==> flow/design.v <==
module bus #(
    parameter DATA_WIDTH = 32,
    parameter ADDR_WIDTH = 8,
    parameter RESP_WIDTH = 3
)
(
    input s0_axi_aclk,
    input s0_axi_aresetn,
    input [ADDR_WIDTH-1:0] s0_axi_awaddr,
    input s0_axi_awvalid,
    output reg s0_axi_awready,
    input [DATA_WIDTH-1:0] s0_axi_wdata,
    input [DATA_WIDTH/8:0] s0_axi_wstrb,
    input s0_axi_wvalid,
    output reg s0_axi_wready,
    output reg [RESP_WIDTH - 1:0] s0_axi_bresp,
    output reg s0_axi_bvalid,
    input s0_axi_bready,
    input [ADDR_WIDTH-1:0] s0_axi_araddr,
    input s0_axi_arvalid,
    output reg s0_axi_arready,
    output reg [DATA_WIDTH-1:0] s0_axi_rdata,
    output reg [RESP_WIDTH - 1:0] s0_axi_rresp,
    output reg s0_axi_rvalid,
    input s0_axi_rready,
    input m1_axi_aclk,
    input m1_axi_aresetn,
    output  reg [ADDR_WIDTH-1:0] m1_axi_awaddr,
    output  reg m1_axi_awvalid,
    input  m1_axi_awready,
    output  reg [DATA_WIDTH-1:0] m1_axi_wdata,
    output  reg [DATA_WIDTH/8:0] m1_axi_wstrb,
    output  reg m1_axi_wvalid,
    input  m1_axi_wready,
    input  [RESP_WIDTH - 1:0] m1_axi_bresp,
    input  m1_axi_bvalid,
    output reg m1_axi_bready,
    output reg [ADDR_WIDTH-1:0] m1_axi_araddr,
    output reg m1_axi_arvalid,
    input  m1_axi_arready,
    input  [DATA_WIDTH-1:0] m1_axi_rdata,
    input  [RESP_WIDTH - 1:0] m1_axi_rresp,
    input  m1_axi_rvalid,
    output reg m1_axi_rready,
    input m2_axi_aclk,
    input m2_axi_aresetn,
    output  reg [ADDR_WIDTH-1:0] m2_axi_awaddr,
    output  reg m2_axi_awvalid,
    input  m2_axi_awready,
    output  reg [DATA_WIDTH-1:0] m2_axi_wdata,
    output  reg [DATA_WIDTH/8:0] m2_axi_wstrb,
    output  reg m2_axi_wvalid,
    input  m2_axi_wready,
    input  [RESP_WIDTH - 1:0] m2_axi_bresp,
    input  m2_axi_bvalid,
    output reg m2_axi_bready,
    output reg [ADDR_WIDTH-1:0] m2_axi_araddr,
    output reg m2_axi_arvalid,
    input  m2_axi_arready,
    input  [DATA_WIDTH-1:0] m2_axi_rdata,
    input  [RESP_WIDTH - 1:0] m2_axi_rresp,
    input  m2_axi_rvalid,
    output reg m2_axi_rready
);
reg [DATA_WIDTH-1:0] cached_slave1_read_data;
reg [ADDR_WIDTH-1:0] cached_slave1_read_address;
reg [DATA_WIDTH-1:0] cached_slave1_write_data;
reg  cached_slave1_write_valid_data;
reg [ADDR_WIDTH-1:0] cached_slave1_write_address;
reg [DATA_WIDTH/8:0] cached_slave1_wstrb;
reg  cached_slave1_write_valid_address;
reg [DATA_WIDTH-1:0] cached_slave2_read_data;
reg [ADDR_WIDTH-1:0] cached_slave2_read_address;
reg [DATA_WIDTH-1:0] cached_slave2_write_data;
reg [ADDR_WIDTH-1:0] cached_slave2_write_address;
reg [DATA_WIDTH/8:0] cached_slave2_wstrb;
reg  cached_slave2_write_valid_data;
reg  cached_slave2_write_valid_address;
  typedef enum {IDLE_WRITE,VALID_WRITE_ADDR,VALID_WRITE_DATA, WRITE_TO_SLAVE1, WRITE_TO_SLAVE2, NOTIFY_MASTER_FROM_SLAVE1, NOTIFY_MASTER_FROM_SLAVE2 } writing_states;
  typedef enum {IDLE_READ, VALID_READ_ADDR, READ_FROM_SLAVE1, READ_FROM_SLAVE2, CACHE_DATA_FROM_SLAVE1,CACHE_DATA_FROM_SLAVE2, WRITE_TO_MASTER_FROM_SLAVE1, WRITE_TO_MASTER_FROM_SLAVE2 } reading_states;
  writing_states write_state;
  reading_states read_state;
always @(posedge s0_axi_aclk) begin
    if (s0_axi_aresetn == 0) begin
      s0_axi_awready <= 0;
      s0_axi_wready <= 0;
      s0_axi_bvalid <= 0;
      m1_axi_awvalid <=0;
      m1_axi_wvalid <=0;
      m2_axi_awvalid <=0;
      m2_axi_wvalid <=0;
      s0_axi_bresp <= 0;
      m1_axi_awaddr <= 0;
      m1_axi_wdata <= 0;
      m1_axi_wstrb <= 0;
      m1_axi_bready <= 0;
      m2_axi_awaddr <= 0;
      m2_axi_wdata <= 0;
      m2_axi_wstrb <= 0;
      m2_axi_bready <= 0;
      cached_slave1_write_address <= 0;
      cached_slave1_write_valid_address <= 0;
      cached_slave1_write_data <= 0;
      cached_slave1_wstrb <= 0;
      cached_slave1_write_valid_data <= 0;
      cached_slave2_write_address <= 0;
      cached_slave2_write_valid_address <= 0;
      cached_slave2_write_data <= 0;
      cached_slave2_wstrb <= 0;
      cached_slave2_write_valid_data <= 0;
      write_state <= IDLE_WRITE;
    end else begin
      case (write_state)
        IDLE_WRITE: begin
          s0_axi_wready <= 1;
          s0_axi_awready <= 1;
          s0_axi_bvalid <= 0;
          if (s0_axi_bready) begin
            s0_axi_wready <= 0;
            s0_axi_awready <= 0;
            write_state <= VALID_WRITE_ADDR;
          end
        end
        VALID_WRITE_ADDR: begin
          if(s0_axi_awaddr == 0 || s0_axi_awaddr == 4)begin
                cached_slave1_write_address <= s0_axi_awaddr;
                cached_slave1_write_valid_address <= s0_axi_awvalid;
                write_state <= VALID_WRITE_DATA;
              end 
          if(s0_axi_awaddr == 16 || s0_axi_awaddr == 20) begin
                cached_slave2_write_address <= s0_axi_awaddr;
                cached_slave2_write_valid_address <= s0_axi_awvalid;
                write_state <= VALID_WRITE_DATA;
              end 
        end
        VALID_WRITE_DATA: begin
            if(cached_slave1_write_address == 0 || cached_slave1_write_address == 4)begin
                cached_slave1_write_data <= s0_axi_wdata;
                cached_slave1_wstrb <= s0_axi_wstrb;
                cached_slave1_write_valid_data <= s0_axi_wvalid;
                write_state <= WRITE_TO_SLAVE1;
              end 
            if(cached_slave2_write_address == 16 || cached_slave2_write_address == 20) begin
                cached_slave2_write_data <= s0_axi_wdata;
                cached_slave2_wstrb <= s0_axi_wstrb;
                cached_slave2_write_valid_data <= s0_axi_wvalid;
                write_state <= WRITE_TO_SLAVE2;
              end 
        end
        WRITE_TO_SLAVE1: begin
            m1_axi_awaddr <= cached_slave1_write_address;
            m1_axi_awvalid <= 1;
            m1_axi_wdata <= cached_slave1_write_data;
            m1_axi_wstrb <= cached_slave1_wstrb;
            m1_axi_wvalid <= 1;
            m1_axi_bready <= s0_axi_bready;
            write_state <= NOTIFY_MASTER_FROM_SLAVE1;
        end
        WRITE_TO_SLAVE2: begin
            m2_axi_awaddr <= cached_slave2_write_address;
            m2_axi_awvalid <= 1;
            m2_axi_wdata <= cached_slave2_write_data;
            m2_axi_wstrb <= cached_slave2_wstrb;
            m2_axi_wvalid <= 1;
            m2_axi_bready <= s0_axi_bready;
            write_state <= NOTIFY_MASTER_FROM_SLAVE2;
          end
        NOTIFY_MASTER_FROM_SLAVE1: begin
            s0_axi_wready <= m1_axi_wready;
            s0_axi_awready <= m1_axi_awready;
            s0_axi_bvalid <= m1_axi_bvalid;
            s0_axi_bresp <= m1_axi_bresp;
            write_state <= IDLE_WRITE;
        end
        NOTIFY_MASTER_FROM_SLAVE2: begin
            s0_axi_wready <= m2_axi_wready;
            s0_axi_awready <= m2_axi_awready;
            s0_axi_bvalid <= m2_axi_bvalid;
            s0_axi_bresp <= m2_axi_bresp;
            write_state <= IDLE_WRITE;
        end
      endcase
    end
  end
always @(posedge s0_axi_aclk) begin
    if (s0_axi_aresetn == 0) begin
       s0_axi_arready <= 0;
       s0_axi_rvalid <= 0;
       s0_axi_rdata <= 0;
       s0_axi_rresp <= 0;
       m1_axi_rready <= 0;
       m2_axi_rready <= 0;
       m1_axi_araddr <= 0;
       m1_axi_arvalid <= 0;
       m2_axi_araddr <= 0;
       m2_axi_arvalid <= 0;
       cached_slave1_read_address <= 0;
       cached_slave1_read_data <= 0;
       cached_slave2_read_address <= 0;
       cached_slave2_read_data <= 0;
       read_state<=IDLE_READ;
    end else begin
      case (read_state)
        IDLE_READ: begin
          s0_axi_arready <= 1; 
          m1_axi_rready <= 0;
          m2_axi_rready <= 0;
          s0_axi_rvalid <= 0;
           if(s0_axi_rready ) begin
            read_state<=VALID_READ_ADDR;
           end
        end
        VALID_READ_ADDR: begin
            if(s0_axi_araddr == 8 || s0_axi_araddr == 12)begin
                cached_slave1_read_address <= s0_axi_araddr;
                s0_axi_arready <= 0;
                s0_axi_rvalid <= 1;
                read_state <= READ_FROM_SLAVE1;
               end 
           if(s0_axi_araddr == 24 || s0_axi_araddr == 28) begin
                 cached_slave2_read_address <= s0_axi_araddr;
                 s0_axi_rvalid <= 1;
                 s0_axi_arready <= 0;
                 read_state <= READ_FROM_SLAVE2;
              end 
        end
        READ_FROM_SLAVE1: begin
            m1_axi_araddr <= cached_slave1_read_address;
            m1_axi_arvalid <= 1;
            m1_axi_rready <= 1;
            read_state <= CACHE_DATA_FROM_SLAVE1;
        end
        READ_FROM_SLAVE2: begin
            m2_axi_araddr <= cached_slave2_read_address;
            m2_axi_arvalid <= 1;
            m2_axi_rready <= 1;
            read_state <= CACHE_DATA_FROM_SLAVE2;
        end
        CACHE_DATA_FROM_SLAVE1: begin
           cached_slave1_read_data <= m1_axi_rdata;
           read_state <= WRITE_TO_MASTER_FROM_SLAVE1;
        end
        CACHE_DATA_FROM_SLAVE2: begin
          cached_slave2_read_data <= m2_axi_rdata;
          read_state <= WRITE_TO_MASTER_FROM_SLAVE2;  
        end
        WRITE_TO_MASTER_FROM_SLAVE1: begin           
              if(m1_axi_arready) begin
                s0_axi_rdata <= cached_slave1_read_data; 
                s0_axi_rvalid <= 1;
                s0_axi_rresp <= 0;
                read_state <= IDLE_READ; 
              end
            s0_axi_rvalid <= 0;
        end
        WRITE_TO_MASTER_FROM_SLAVE2: begin 
            if(m2_axi_arready) begin
              s0_axi_rdata <= cached_slave2_read_data;
              s0_axi_rvalid <= 1;
              s0_axi_rresp <= 0;
              read_state <= IDLE_READ;
            end
            s0_axi_rvalid <= 0;
        end
      endcase
    end
  end
endmodule
module adder#(
    parameter DATA_WIDTH = 32,
    parameter ADDR_WIDTH = 8,
    parameter RESP_WIDTH = 3
)
(
    input s1_axi_aclk,
    input s1_axi_aresetn,
    input [ADDR_WIDTH-1:0] s1_axi_awaddr,
    input s1_axi_awvalid,
    output reg s1_axi_awready,
    input [DATA_WIDTH-1:0] s1_axi_wdata,
    input [DATA_WIDTH/8:0] s1_axi_wstrb,
    input s1_axi_wvalid,
    output reg s1_axi_wready,
    output reg [RESP_WIDTH - 1:0] s1_axi_bresp,
    output reg s1_axi_bvalid,
    input s1_axi_bready,
    input [ADDR_WIDTH-1:0] s1_axi_araddr,
    input s1_axi_arvalid,
    output  s1_axi_arready,
    output reg [DATA_WIDTH-1:0] s1_axi_rdata,
    output reg [RESP_WIDTH - 1:0] s1_axi_rresp,
    output reg s1_axi_rvalid,
    input  s1_axi_rready
);
reg [DATA_WIDTH-1:0] operandA, operandB;
wire [(2*DATA_WIDTH-1):0] result_tmp;
wire [DATA_WIDTH-1:0] overflow_adder;
reg [1:0] operandCounters;
reg [(2*DATA_WIDTH-1):0] result_hold;
reg s1_axi_arready_tmp;
assign s1_axi_arready = s1_axi_arready_tmp;
always@(posedge s1_axi_aclk)
begin
    if(~s1_axi_aresetn) 
    begin
	    s1_axi_awready <= 0;
       s1_axi_wready <= 0;
       operandCounters <= 0;
       operandA <= 0;
       operandB <= 0;
       s1_axi_bresp <= 0;
       s1_axi_bvalid <= 0;
    end
	else if(s1_axi_awvalid == 1 && s1_axi_wvalid == 1 )
	  begin
	     case(s1_axi_awaddr)
		   0:
		     begin
            s1_axi_awready <= 0;
            s1_axi_wready <= 0;
                  operandA <= s1_axi_wdata;
                  if(operandCounters == 2'b10) begin
                     operandCounters <= 1;
                  end
                  else begin
                     operandCounters <= operandCounters + 1;
                  end
                  if (s1_axi_bready == 1) begin
                    s1_axi_awready <= 1;
                    s1_axi_wready <= 1;
                    s1_axi_bresp <= 0;
                    s1_axi_bvalid <= 1;  
                  end
			 end  
		   4: 
		     begin
            s1_axi_awready <= 0;
            s1_axi_wready <= 0;
              operandB <= s1_axi_wdata;  
              if(operandCounters == 2) begin
                    operandCounters <= 1;
              end
                  else begin
                    operandCounters <= operandCounters + 1;
                  end 
              if (s1_axi_bready == 1) begin
                s1_axi_awready <= 1;
                s1_axi_wready <= 1;
                s1_axi_bresp <= 0;
                s1_axi_bvalid <= 1;
              end
			 end 
		   default:
		      begin
			     s1_axi_awready <= 1;
              s1_axi_wready <= 1;
			  end
        endcase
	  end
	else
	  begin
	   s1_axi_bresp <= 0;
      s1_axi_bvalid <= 0;
	  end
end
always@(posedge s1_axi_aclk)
begin
   if(~s1_axi_aresetn)
      result_hold <= 0;
   else if(operandCounters == 2)
      result_hold <= result_tmp;
end
assign result_tmp = (operandCounters == 2) ? operandA + operandB : result_hold;
assign overflow_adder = (result_tmp > (2**DATA_WIDTH)-1)?1:0;    
always@(posedge s1_axi_aclk)
begin
   if(~s1_axi_aresetn) begin
	   s1_axi_rvalid <= 0;
       s1_axi_rresp <= 0;
       s1_axi_rdata <= 0;
   end 
	else if(s1_axi_rready == 1 && s1_axi_arvalid == 1)
      begin
         case(s1_axi_araddr)
            8: begin
                  s1_axi_rvalid <= 1;
                  s1_axi_rresp <= 0;
                  s1_axi_rdata <= result_tmp[31:0];
               end
            12: begin
                  s1_axi_rvalid <= 1;
                  s1_axi_rresp <= 0;
                  s1_axi_rdata <= overflow_adder;
               end
            default: begin
                  s1_axi_rresp <= 0;
               end
         endcase
      end
   else
	  begin
        s1_axi_rresp <= 0;
	  end
end
always@(posedge s1_axi_aclk)
begin
 if(s1_axi_aresetn == 1'b0) 
  begin
   s1_axi_arready_tmp <= 0;
  end 
 else
   if(s1_axi_arvalid && ~s1_axi_arready_tmp )
      s1_axi_arready_tmp <= 1'b1;    
   else
      s1_axi_arready_tmp <= 1'b0; 
 end
endmodule
module multiplier#(
    parameter DATA_WIDTH = 32,
    parameter ADDR_WIDTH = 8,
    parameter RESP_WIDTH = 3
)
(
    input s2_axi_aclk,
    input s2_axi_aresetn,
    input [ADDR_WIDTH-1:0] s2_axi_awaddr,
    input s2_axi_awvalid,
    output reg s2_axi_awready,
    input [DATA_WIDTH-1:0] s2_axi_wdata,
    input [DATA_WIDTH/8:0] s2_axi_wstrb,
    input s2_axi_wvalid,
    output reg s2_axi_wready,
    output reg [RESP_WIDTH - 1:0] s2_axi_bresp,
    output reg s2_axi_bvalid,
    input s2_axi_bready,
    input [ADDR_WIDTH-1:0] s2_axi_araddr,
    input s2_axi_arvalid,
    output  s2_axi_arready,
    output reg [DATA_WIDTH-1:0] s2_axi_rdata,
    output reg [RESP_WIDTH - 1:0] s2_axi_rresp,
    output reg s2_axi_rvalid,
    input  s2_axi_rready
);
reg [DATA_WIDTH-1:0] operandA, operandB;
wire [(2*DATA_WIDTH-1):0] result_tmp;
wire [DATA_WIDTH-1:0] overflow_adder;
reg [1:0] operandCounters;
reg [(2*DATA_WIDTH-1):0] result_hold;
reg s2_axi_arready_tmp;
assign s2_axi_arready = s2_axi_arready_tmp;
always@(posedge s2_axi_aclk)
begin
    if(~s2_axi_aresetn) 
    begin
	    s2_axi_awready <= 0;
       s2_axi_wready <= 0;
       operandCounters <= 0;
       operandA <= 0;
       operandB <= 0;
       s2_axi_bresp <= 0;
       s2_axi_bvalid <= 0;
    end
	else if(s2_axi_awvalid == 1 && s2_axi_wvalid == 1 )
	  begin
	     case(s2_axi_awaddr)
		   16:
		     begin
            s2_axi_awready <= 0;
            s2_axi_wready <= 0;
                  operandA <= s2_axi_wdata;
                  if(operandCounters == 2'b10) begin
                     operandCounters <= 1;
                  end
                  else begin
                     operandCounters <= operandCounters + 1;
                  end
                  if (s2_axi_bready == 1) begin
                    s2_axi_awready <= 1;
                    s2_axi_wready <= 1;
                    s2_axi_bresp <= 0;
                    s2_axi_bvalid <= 1;  
                  end
			 end  
		   20: 
		     begin
            s2_axi_awready <= 0;
            s2_axi_wready <= 0;
              operandB <= s2_axi_wdata;  
              if(operandCounters == 2) begin
                    operandCounters <= 1;
              end
                  else begin
                    operandCounters <= operandCounters + 1;
                  end 
              if (s2_axi_bready == 1) begin
                s2_axi_awready <= 1;
                s2_axi_wready <= 1;
                s2_axi_bresp <= 0;
                s2_axi_bvalid <= 1;
              end
			 end 
		   default:
		      begin
			     s2_axi_awready <= 1;
              s2_axi_wready <= 1;
			  end
        endcase
	  end
	else
	  begin
	   s2_axi_bresp <= 0;
      s2_axi_bvalid <= 0;
	  end
end
always@(posedge s2_axi_aclk)
begin
   if(~s2_axi_aresetn)
      result_hold <= 0;
   else if(operandCounters == 2)
      result_hold <= result_tmp;
end
assign result_tmp = (operandCounters == 2) ? operandA * operandB : result_hold;
assign overflow_adder = (result_tmp > (2**DATA_WIDTH)-1)?1:0;    
always@(posedge s2_axi_aclk)
begin
   if(~s2_axi_aresetn) begin
	   s2_axi_rvalid <= 0;
       s2_axi_rresp <= 0;
       s2_axi_rdata <= 0;
   end 
	else if(s2_axi_rready == 1 && s2_axi_arvalid == 1)
      begin
         case(s2_axi_araddr)
            24: begin
                  s2_axi_rvalid <= 1;
                  s2_axi_rresp <= 0;
                  s2_axi_rdata <= result_tmp[31:0];
               end
            28: begin
                  s2_axi_rvalid <= 1;
                  s2_axi_rresp <= 0;
                  s2_axi_rdata <= overflow_adder;
               end
            default: begin
                  s2_axi_rresp <= 0;
               end
         endcase
      end
   else
	  begin
        s2_axi_rresp <= 0;
	  end
end
always@(posedge s2_axi_aclk)
begin
 if(s2_axi_aresetn == 1'b0) 
  begin
   s2_axi_arready_tmp <= 0;
  end 
 else
   if(s2_axi_arvalid && ~s2_axi_arready_tmp )
      s2_axi_arready_tmp <= 1'b1;    
   else
      s2_axi_arready_tmp <= 1'b0; 
 end
endmodule
module wrapper #(
    parameter DATA_WIDTH = 32,
    parameter ADDR_WIDTH = 8,
    parameter RESP_WIDTH = 3
)
(
    input s3_axi_aclk,
    input s3_axi_aresetn,
    input [ADDR_WIDTH-1:0] s3_axi_awaddr,
    input s3_axi_awvalid,
    output wire s3_axi_awready,
    input [DATA_WIDTH-1:0] s3_axi_wdata,
    input [DATA_WIDTH/8:0] s3_axi_wstrb,
    input s3_axi_wvalid,
    output wire s3_axi_wready,
    output wire [RESP_WIDTH - 1:0] s3_axi_bresp,
    output wire s3_axi_bvalid,
    input s3_axi_bready,
    input [ADDR_WIDTH-1:0] s3_axi_araddr,
    input s3_axi_arvalid,
    output wire s3_axi_arready,
    output wire [DATA_WIDTH-1:0] s3_axi_rdata,
    output wire [RESP_WIDTH - 1:0] s3_axi_rresp,
    output wire s3_axi_rvalid,
    input s3_axi_rready
);
wire [ADDR_WIDTH-1:0] connect_slave1_awaddr;
wire connect_slave1_awvalid;
wire connect_slave1_awready;
wire [DATA_WIDTH-1:0] connect_slave1_wdata;
wire [DATA_WIDTH/8:0] connect_slave1_wstrb;
wire connect_slave1_wvalid;
wire connect_slave1_wready;
wire [RESP_WIDTH - 1:0] connect_slave1_bresp;
wire connect_slave1_bvalid;
wire connect_slave1_bready;
wire [ADDR_WIDTH-1:0] connect_slave1_araddr;
wire connect_slave1_arvalid;
wire connect_slave1_arready;
wire [DATA_WIDTH-1:0] connect_slave1_rdata;
wire [RESP_WIDTH - 1:0] connect_slave1_rresp;
wire connect_slave1_rvalid;
wire connect_slave1_rready;
wire [ADDR_WIDTH-1:0] connect_slave2_awaddr;
wire connect_slave2_awvalid;
wire connect_slave2_awready;
wire [DATA_WIDTH-1:0] connect_slave2_wdata;
wire [DATA_WIDTH/8:0] connect_slave2_wstrb;
wire connect_slave2_wvalid;
wire connect_slave2_wready;
wire [RESP_WIDTH - 1:0] connect_slave2_bresp;
wire connect_slave2_bvalid;
wire connect_slave2_bready;
wire [ADDR_WIDTH-1:0] connect_slave2_araddr;
wire connect_slave2_arvalid;
wire connect_slave2_arready;
wire [DATA_WIDTH-1:0] connect_slave2_rdata;
wire [RESP_WIDTH - 1:0] connect_slave2_rresp;
wire connect_slave2_rvalid;
wire connect_slave2_rready;
bus#(
    .DATA_WIDTH(DATA_WIDTH),
    .ADDR_WIDTH(ADDR_WIDTH),
    .RESP_WIDTH(RESP_WIDTH)
) bus_instiate (
    .s0_axi_aclk(s3_axi_aclk),
    .s0_axi_aresetn(s3_axi_aresetn),
    .s0_axi_awaddr(s3_axi_awaddr),
    .s0_axi_awvalid(s3_axi_awvalid),
    .s0_axi_awready(s3_axi_awready),
    .s0_axi_wdata(s3_axi_wdata),
    .s0_axi_wstrb(s3_axi_wstrb),
    .s0_axi_wvalid(s3_axi_wvalid),
    .s0_axi_wready(s3_axi_wready),
    .s0_axi_bresp(s3_axi_bresp),
    .s0_axi_bvalid(s3_axi_bvalid),
    .s0_axi_bready(s3_axi_bready),
    .s0_axi_araddr(s3_axi_araddr),
    .s0_axi_arvalid(s3_axi_arvalid),
    .s0_axi_arready(s3_axi_arready),
    .s0_axi_rdata(s3_axi_rdata),
    .s0_axi_rresp(s3_axi_rresp),
    .s0_axi_rvalid(s3_axi_rvalid),
    .s0_axi_rready(s3_axi_rready),
    .m1_axi_aclk(s3_axi_aclk),
    .m1_axi_aresetn(s3_axi_aresetn),
    .m1_axi_awaddr(connect_slave1_awaddr),
    .m1_axi_awvalid(connect_slave1_awvalid),
    .m1_axi_awready(connect_slave1_awready),
    .m1_axi_wdata(connect_slave1_wdata),
    .m1_axi_wstrb(connect_slave1_wstrb),
    .m1_axi_wvalid(connect_slave1_wvalid),
    .m1_axi_wready(connect_slave1_wready),
    .m1_axi_bresp(connect_slave1_bresp),
    .m1_axi_bvalid(connect_slave1_bvalid),
    .m1_axi_bready(connect_slave1_bready),
    .m1_axi_araddr(connect_slave1_araddr),
    .m1_axi_arvalid(connect_slave1_arvalid),
    .m1_axi_arready(connect_slave1_arready),
    .m1_axi_rdata(connect_slave1_rdata),
    .m1_axi_rresp(connect_slave1_rresp),
    .m1_axi_rvalid(connect_slave1_rvalid),
    .m1_axi_rready(connect_slave1_rready),
    .m2_axi_aclk(s3_axi_aclk),
    .m2_axi_aresetn(s3_axi_aresetn),
    .m2_axi_awaddr(connect_slave2_awaddr),
    .m2_axi_awvalid(connect_slave2_awvalid),
    .m2_axi_awready(connect_slave2_awready),
    .m2_axi_wdata(connect_slave2_wdata),
    .m2_axi_wstrb(connect_slave2_wstrb),
    .m2_axi_wvalid(connect_slave2_wvalid),
    .m2_axi_wready(connect_slave2_wready),
    .m2_axi_bresp(connect_slave2_bresp),
    .m2_axi_bvalid(connect_slave2_bvalid),
    .m2_axi_bready(connect_slave2_bready),
    .m2_axi_araddr(connect_slave2_araddr),
    .m2_axi_arvalid(connect_slave2_arvalid),
    .m2_axi_arready(connect_slave2_arready),
    .m2_axi_rdata(connect_slave2_rdata),
    .m2_axi_rresp(connect_slave2_rresp),
    .m2_axi_rvalid(connect_slave2_rvalid),
    .m2_axi_rready(connect_slave2_rready)
  );
  adder #(
    .DATA_WIDTH(DATA_WIDTH),
    .ADDR_WIDTH(ADDR_WIDTH),
    .RESP_WIDTH(RESP_WIDTH)
  ) adder_instiate (
    .s1_axi_aclk(s3_axi_aclk),
    .s1_axi_aresetn(s3_axi_aresetn),
    .s1_axi_awaddr(connect_slave1_awaddr),
    .s1_axi_awvalid(connect_slave1_awvalid),
    .s1_axi_awready(connect_slave1_awready),
    .s1_axi_wdata(connect_slave1_wdata),
    .s1_axi_wstrb(connect_slave1_wstrb),
    .s1_axi_wvalid(connect_slave1_wvalid),
    .s1_axi_wready(connect_slave1_wready),
    .s1_axi_bresp(connect_slave1_bresp),
    .s1_axi_bvalid(connect_slave1_bvalid),
    .s1_axi_bready(connect_slave1_bready),
    .s1_axi_araddr(connect_slave1_araddr),
    .s1_axi_arvalid(connect_slave1_arvalid),
    .s1_axi_arready(connect_slave1_arready),
    .s1_axi_rdata(connect_slave1_rdata),
    .s1_axi_rresp(connect_slave1_rresp),
    .s1_axi_rvalid(connect_slave1_rvalid),
    .s1_axi_rready(connect_slave1_rready)
  );
   multiplier #(
    .DATA_WIDTH(DATA_WIDTH),
    .ADDR_WIDTH(ADDR_WIDTH),
    .RESP_WIDTH(RESP_WIDTH)
   ) multiplier_instiate (
    .s2_axi_aclk(s3_axi_aclk),
    .s2_axi_aresetn(s3_axi_aresetn),
    .s2_axi_awaddr(connect_slave2_awaddr),
    .s2_axi_awvalid(connect_slave2_awvalid),
    .s2_axi_awready(connect_slave2_awready),
    .s2_axi_wdata(connect_slave2_wdata),
    .s2_axi_wstrb(connect_slave2_wstrb),
    .s2_axi_wvalid(connect_slave2_wvalid),
    .s2_axi_wready(connect_slave2_wready),
    .s2_axi_bresp(connect_slave2_bresp),
    .s2_axi_bvalid(connect_slave2_bvalid),
    .s2_axi_bready(connect_slave2_bready),
    .s2_axi_araddr(connect_slave2_araddr),
    .s2_axi_arvalid(connect_slave2_arvalid),
    .s2_axi_arready(connect_slave2_arready),
    .s2_axi_rdata(connect_slave2_rdata),
    .s2_axi_rresp(connect_slave2_rresp),
    .s2_axi_rvalid(connect_slave2_rvalid),
    .s2_axi_rready(connect_slave2_rready)
  );
endmodule
; From RTL to reports: wrapper
; Tool output for the design above before and after an edit, in the order of the flow.
; "before" refers to lines of the RTL above, "after" to lines of the edited file.
; "delta": "after" minus "before" as printed here. "rel_change_pct": 100 x difference / "before".
; Cell names lack the library's common part.
; The mark -- stands for no value.
[design]
top_module = wrapper
clock_port = s3_axi_aclk
library = sky130hd
corner = tt_025C_1v80

; The edit
; The edit as a unified diff against the file above.
; This change comes from a script, not from a designer. The edited design behaves differently; no optimisation was intended.
; begin of diff
@@ -521,5 +521,5 @@
 end
 assign result_tmp = (operandCounters == 2) ? operandA * operandB : result_hold;
-assign overflow_adder = (result_tmp > (2**DATA_WIDTH)-1)?1:0;    
+assign overflow_adder = (result_tmp <= (2**DATA_WIDTH)-1)?1:0;    
 always@(posedge s2_axi_aclk)
 begin
; end of diff

; Word level
; Counts by Yosys on the flattened word-level netlist (proc, flatten, opt, wreduce; memories kept). Register bits leave out memories and registers merged into their read ports (data or address). Print and check cells are left out.
[op_classes]
columns = element, before, after, delta, rel_change_pct
row1 = n_addsub, 3, 3, 0, 0.00
row2 = multipliers, 1, 1, 0, 0.00
row3 = n_cmp, 2, 2, 0, 0.00
row4 = equal, 41, 41, 0, 0.00
row5 = mux, 54, 54, 0, 0.00
row6 = bitwise, 2, 2, 0, 0.00
row7 = reduce_logical, 55, 55, 0, 0.00
[op_table]
columns = cell, before, after, delta, rel_change_pct
row1 = 64-bit by 32-bit greater-than comparator with 1-bit output with constant B, 2, 1, -1, -50.00
row2 = 64-bit by 32-bit less-or-equal comparator with 1-bit output with constant B, 0, 1, 1, --
; Operator kinds equal on both sides are left out: 39.
[word_totals]
columns = element, before, after, delta, rel_change_pct
row1 = reg_bits, 706, 706, 0, 0.00
row2 = in_bits, 60, 60, 0, 0.00
row3 = output_inout_bits, 43, 43, 0, 0.00
row4 = word_cells, 207, 207, 0, 0.00

; Depth
; Depth = most cells in a row (Yosys ltp): at word level without a register or memory, in the mapped netlist without a sequential cell, where the memories' decode and read muxes count.
[depth]
columns = element, before, after, delta, rel_change_pct
row1 = depth_word, 5, 5, 0, 0.00
row2 = abc_area, 0, 0, --, --
row3 = depth_mapped, 29, 30, 1, 3.45
row4 = ltp_nobuf, 27, 28, 1, 3.70

; Mapped cells and area
; Source: synth_stat.txt of the flow (Yosys; design flattened, memories mapped). It holds for the ABC_AREA given above (unset counts as 0); a run with the other value may have another netlist.
[synth_totals]
columns = element, before, after, delta, rel_change_pct
row1 = cells, 6479, 6453, -26, -0.40
row2 = mapped_area_um2, 57679.1, 57378.8, -300.3, -0.52
row3 = sequential_area_um2, 12912.4, 12912.4, 0.0, 0.00
row4 = ffs, 645, 645, 0, 0.00
row5 = buf_cells, 409, 397, -12, -2.93
[by_type]
columns = type, before, after, delta, rel_change_pct
row1 = and2_1, 546, 572, 26, 4.76
row2 = a21o_1, 47, 27, -20, -42.55
row3 = xnor2_1, 30, 46, 16, 53.33
row4 = a21oi_1, 354, 369, 15, 4.24
row5 = nor3_1, 38, 25, -13, -34.21
row6 = o21ai_0, 105, 117, 12, 11.43
row7 = nand2_1, 1093, 1104, 11, 1.01
row8 = and3_1, 61, 51, -10, -16.39
row9 = buf_2, 11, 1, -10, -90.91
row10 = buf_1, 5, 14, 9, 180.00
row11 = clkbuf_1, 368, 360, -8, -2.17
row12 = o21a_1, 19, 11, -8, -42.11
row13 = a22o_1, 14, 22, 8, 57.14
row14 = mux2i_1, 212, 205, -7, -3.30
row15 = o21bai_1, 10, 17, 7, 70.00
row16 = nand4_1, 31, 25, -6, -19.35
row17 = nor4_1, 21, 15, -6, -28.57
row18 = and4_1, 8, 2, -6, -75.00
; Cell types equal on both sides are left out: 19.
; The list need not be complete.
; By module: a second synthesis without flattening, with its own total; a netlist apart from the flattened one above.
[unflattened]
columns = element, before, after, delta, rel_change_pct
row1 = hier_cells, 6687, 6601, -86, -1.29
row2 = hier_area_um2, 59950.0, 59378.2, -571.8, -0.95
; Each row is one instance without its submodules.
[modules_before]
columns = mod, n_inst, cells, area_um2, seq_area_um2
row1 = multiplier, 1, 4569, 39964.6, 3323.2
row2 = bus, 1, 1193, 12324.3, 6786.5
row3 = adder, 1, 925, 7661.1, 3323.2
row4 = wrapper, 1, 0, 0.0, 0.0
[modules_after]
columns = mod, n_inst, cells, area_um2, seq_area_um2
row1 = multiplier, 1, 4483, 39392.8, 3323.2
row2 = bus, 1, 1193, 12324.3, 6786.5
row3 = adder, 1, 925, 7661.1, 3323.2
row4 = wrapper, 1, 0, 0.0, 0.0

; Path before layout
; OpenSTA on the mapped netlist: ideal clock, no wires. The path of least setup slack (recovery checks aside). Input and output delay are each 20% of the period. Register names are those of the netlist, which keeps one name where synthesis merged equal registers.
[synth_timing]
columns = element, before, after, delta, rel_change_pct
row1 = path_kind, register to register, register to register, --, --
row2 = start, register multiplier_instiate.operandB[8], register multiplier_instiate.operandB[8], --, --
row3 = end, register multiplier_instiate.s2_axi_rdata[0], register multiplier_instiate.s2_axi_rdata[0], --, --
row4 = clock_period_ps, 10000, 10000, 0, 0.00
row5 = setup_time_ps, 131, 84, -47, --
row6 = t_first_pin_ps, 0, 0, 0, --
row7 = arrival_time_ps, 7534, 7783, 249, 3.31
row8 = t_required_ps, 9869, 9916, 47, 0.48
row9 = path_slack_ps, 2335, 2133, -202, --
row10 = delay_ps, 7665, 7867, 202, 2.64
row11 = driving_pins, 28, 30, 2, 7.14
row12 = n_path_buf, 1, 2, 1, 100.00
row13 = period_less_setup_slack_ps, 7665, 7867, 202, 2.64
; "delay_ps" is the arrival time less input delay plus setup time.
; "driving_pins" counts driving pins, that of a launching flip-flop among them; a cell with two outputs on the path counts twice.
; "period_less_setup_slack_ps" is the clock period less the worst setup slack; recovery checks do not enter. This is arithmetic on one report: input and output delays are still those of the set period (20% each).
; The rows between start and end are the longest chain of elaborated cells between them; the timing report does not say that the signal goes this way. Where chains are equally long, one stands for them.
; A line is the first line of the expression or statement that the cell stems from. Yosys adds cells for indexed reads and writes and turns some case tables into memories.
; A register here has more assigning lines than the two given.
[synth_via_before]
cell_sequence = dfxtp_1 clkbuf_1 nand2_1 fa_1 inv_1 fa_1 fa_1 inv_1 fa_1 inv_1 fa_1 fa_1 fa_1 inv_1 fa_1 inv_1 ha_1 nand2_1 or3_4 nor3_1 o21ai_0 a211oi_1 mux2i_1 o311ai_0 a2111oi_2 and4b_1 nor4b_2 a31oi_1
elab_chain_cells = 5
cells_between = 5
cone_lines = 3
classes_between = 1 x mul; 1 x compare; 3 x mux
[synth_rtl_before]
columns = element, line
row1 = "start, declared", 444  ; reg [DATA_WIDTH-1:0] operandA, operandB;
row2 = "start, assigned", 459  ; operandB <= 0;
row3 = "start, assigned", 488  ; operandB <= s2_axi_wdata;
row4 = 32-bit by 32-bit multiplier with 64-bit output, 522  ; assign result_tmp = (operandCounters == 2) ? operandA * operandB : result_hold;
row5 = 64-bit two-way mux, 522
row6 = 64-bit by 32-bit greater-than comparator with 1-bit output, 523  ; assign overflow_adder = (result_tmp > (2**DATA_WIDTH)-1)?1:0;
row7 = 1-bit two-way mux, 523
row8 = 32-bit case mux with 2-bit select, 533  ; case(s2_axi_araddr)
row9 = "end, assigned", 537  ; s2_axi_rdata <= result_tmp[31:0];
row10 = "end, assigned", 542  ; s2_axi_rdata <= overflow_adder;
row11 = "end, declared", 439  ; output reg [DATA_WIDTH-1:0] s2_axi_rdata,
[synth_via_after]
cell_sequence = dfxtp_1 clkbuf_1 nand2_1 fa_1 inv_1 fa_1 fa_1 inv_1 fa_1 inv_1 fa_1 fa_1 fa_1 inv_1 fa_1 inv_1 ha_1 clkbuf_8 nand4_1 nor2_1 nand3_1 a211o_1 a2111oi_0 o211ai_1 and2_1 o21ai_0 xnor2_1 o21ai_0 or4_1 o31ai_2
elab_chain_cells = 5
cells_between = 5
cone_lines = 3
classes_between = 1 x mul; 1 x compare; 3 x mux
[synth_rtl_after]
columns = element, line
row1 = "start, declared", 444  ; reg [DATA_WIDTH-1:0] operandA, operandB;
row2 = "start, assigned", 459  ; operandB <= 0;
row3 = "start, assigned", 488  ; operandB <= s2_axi_wdata;
row4 = 32-bit by 32-bit multiplier with 64-bit output, 522  ; assign result_tmp = (operandCounters == 2) ? operandA * operandB : result_hold;
row5 = 64-bit two-way mux, 522
row6 = 64-bit by 32-bit less-or-equal comparator with 1-bit output, 523  ; assign overflow_adder = (result_tmp <= (2**DATA_WIDTH)-1)?1:0;
row7 = 1-bit two-way mux, 523
row8 = 32-bit case mux with 2-bit select, 533  ; case(s2_axi_araddr)
row9 = "end, assigned", 537  ; s2_axi_rdata <= result_tmp[31:0];
row10 = "end, assigned", 542  ; s2_axi_rdata <= overflow_adder;
row11 = "end, declared", 439  ; output reg [DATA_WIDTH-1:0] s2_axi_rdata,

; Worst path after layout
; From the final timing report of each run of pair A: the path of least setup slack in the routed layout; clock arrival at registers is part of the times.
; The path's times are printed in steps of 10 ps; the period is the one set.
[layout_timing]
columns = element, before, after, delta, rel_change_pct
row1 = path_kind, register to register, register to register, --, --
row2 = start, register multiplier_instiate.operandA[5], register multiplier_instiate.operandA[25], --, --
row3 = end, register multiplier_instiate.s2_axi_rdata[0], register multiplier_instiate.s2_axi_rdata[0], --, --
row4 = clock_period_ps, 9390, 9390, 0, 0.00
row5 = setup_time_ps, 130, 80, -50, --
row6 = t_first_pin_ps, 600, 610, 10, 1.67
row7 = arrival_time_ps, 9450, 9530, 80, 0.85
row8 = t_required_ps, 9850, 9920, 70, 0.71
row9 = path_slack_ps, 400, 390, -10, --
row10 = driving_pins, 26, 29, 3, 11.54
row11 = n_path_buf, 1, 1, 0, 0.00
; The rows between start and end are the longest chain of elaborated cells between them; the timing report does not say that the signal goes this way. Where chains are equally long, one stands for them.
; A register here has more assigning lines than the two given.
[layout_via_before]
cell_sequence = dfxtp_2 nand2_1 fa_1 inv_1 fa_1 fa_1 fa_1 fa_1 fa_1 fa_1 inv_1 fa_1 inv_1 ha_1 nand4_1 nor4_1 a22oi_1 a21boi_0 buf_4 nor2_1 a41oi_1 nand3b_1 o41ai_1 nand4_1 nor4b_2 a31oi_1
elab_chain_cells = 5
cells_between = 5
cone_lines = 3
classes_between = 1 x mul; 1 x compare; 3 x mux
[layout_rtl_before]
columns = element, line
row1 = "start, declared", 444  ; reg [DATA_WIDTH-1:0] operandA, operandB;
row2 = "start, assigned", 458  ; operandA <= 0;
row3 = "start, assigned", 470  ; operandA <= s2_axi_wdata;
row4 = 32-bit by 32-bit multiplier with 64-bit output, 522  ; assign result_tmp = (operandCounters == 2) ? operandA * operandB : result_hold;
row5 = 64-bit two-way mux, 522
row6 = 64-bit by 32-bit greater-than comparator with 1-bit output, 523  ; assign overflow_adder = (result_tmp > (2**DATA_WIDTH)-1)?1:0;
row7 = 1-bit two-way mux, 523
row8 = 32-bit case mux with 2-bit select, 533  ; case(s2_axi_araddr)
row9 = "end, assigned", 537  ; s2_axi_rdata <= result_tmp[31:0];
row10 = "end, assigned", 542  ; s2_axi_rdata <= overflow_adder;
row11 = "end, declared", 439  ; output reg [DATA_WIDTH-1:0] s2_axi_rdata,
[layout_via_after]
cell_sequence = dfxtp_1 nand2_1 fa_1 inv_1 fa_1 fa_1 inv_1 fa_1 inv_1 fa_1 fa_1 fa_1 inv_1 fa_1 inv_1 ha_1 nand4_1 nor2_1 nand3_1 a211o_1 a2111oi_0 buf_4 o211ai_1 and2_1 o21ai_0 xnor2_1 o21ai_0 or4_1 o31ai_2
elab_chain_cells = 5
cells_between = 5
cone_lines = 3
classes_between = 1 x mul; 1 x compare; 3 x mux
[layout_rtl_after]
columns = element, line
row1 = "start, declared", 444  ; reg [DATA_WIDTH-1:0] operandA, operandB;
row2 = "start, assigned", 458  ; operandA <= 0;
row3 = "start, assigned", 470  ; operandA <= s2_axi_wdata;
row4 = 32-bit by 32-bit multiplier with 64-bit output, 522  ; assign result_tmp = (operandCounters == 2) ? operandA * operandB : result_hold;
row5 = 64-bit two-way mux, 522
row6 = 64-bit by 32-bit less-or-equal comparator with 1-bit output, 523  ; assign overflow_adder = (result_tmp <= (2**DATA_WIDTH)-1)?1:0;
row7 = 1-bit two-way mux, 523
row8 = 32-bit case mux with 2-bit select, 533  ; case(s2_axi_araddr)
row9 = "end, assigned", 537  ; s2_axi_rdata <= result_tmp[31:0];
row10 = "end, assigned", 542  ; s2_axi_rdata <= overflow_adder;
row11 = "end, declared", 439  ; output reg [DATA_WIDTH-1:0] s2_axi_rdata,

; Layout results
; Both versions went through the flow (Yosys, OpenROAD) with the same settings in each pair. Constraints: input delay and output delay 20% of the set period each, output load 0.01 pF.
[settings_pair_A]
CORE_UTILIZATION = 40
period_ns = 9.39
CAP_MARGIN = 20
CORE_MARGIN = 2
SLEW_MARGIN = 20
[results_pair_A]
columns = element, before, after, delta, rel_change_pct
row1 = synth_chip_area_um2, 57679.1, 57378.8, -300.3, -0.52
row2 = design.die.area_um2, 147253.0, 146494.0, -759.0, -0.52
row3 = cell_area_final_um2, 62909.1, 62570.0, -339.1, -0.54
row4 = fin_util_pct, 43.9, 44.1, 0.2, --
row5 = fin_ws_ps, 400, 389, -11, --
row6 = fin_tns_ps, 0, 0, 0, --
row7 = worst_hold_slack_ps, 440, 437, -3, --
row8 = fin_power_uw, 5622, 5628, 6, 0.11
row9 = achieved_period_ps, 8990, 9001, 11, 0.12
[settings_pair_B]
ABC_AREA = 0
CAP_MARGIN = 20
CORE_UTILIZATION = 66
CTS_CLUSTER_SIZE = 97
MAX_ROUTING_LAYER = met4
MIN_ROUTING_LAYER = met1
PLACE_DENSITY_LB_ADDON = 0.12
SLEW_MARGIN = 20
TNS_END_PERCENT = 55
period_ns = 9.47
CORE_MARGIN = 2
[results_pair_B]
columns = element, before, after, delta, rel_change_pct
row1 = synth_chip_area_um2, 57679.1, 57378.8, -300.3, -0.52
row2 = design.die.area_um2, 89772.1, 89311.3, -460.8, -0.51
row3 = cell_area_final_um2, 61486.5, 61148.6, -337.9, -0.55
row4 = fin_util_pct, 70.9, 70.7, -0.2, --
row5 = fin_ws_ps, 634, 398, -236, --
row6 = fin_tns_ps, 0, 0, 0, --
row7 = worst_hold_slack_ps, 446, 453, 7, --
row8 = fin_power_uw, 5346, 5303, -43, -0.80
row9 = achieved_period_ps, 8836, 9072, 236, 2.67
; By "achieved_period_ps" is meant the clock period of the run minus its worst setup slack. This is arithmetic on one report: input and output delays are still those of the set period (20% each).
; "fin_power_uw": no workload was simulated; the value follows from the tool's default switching activity.
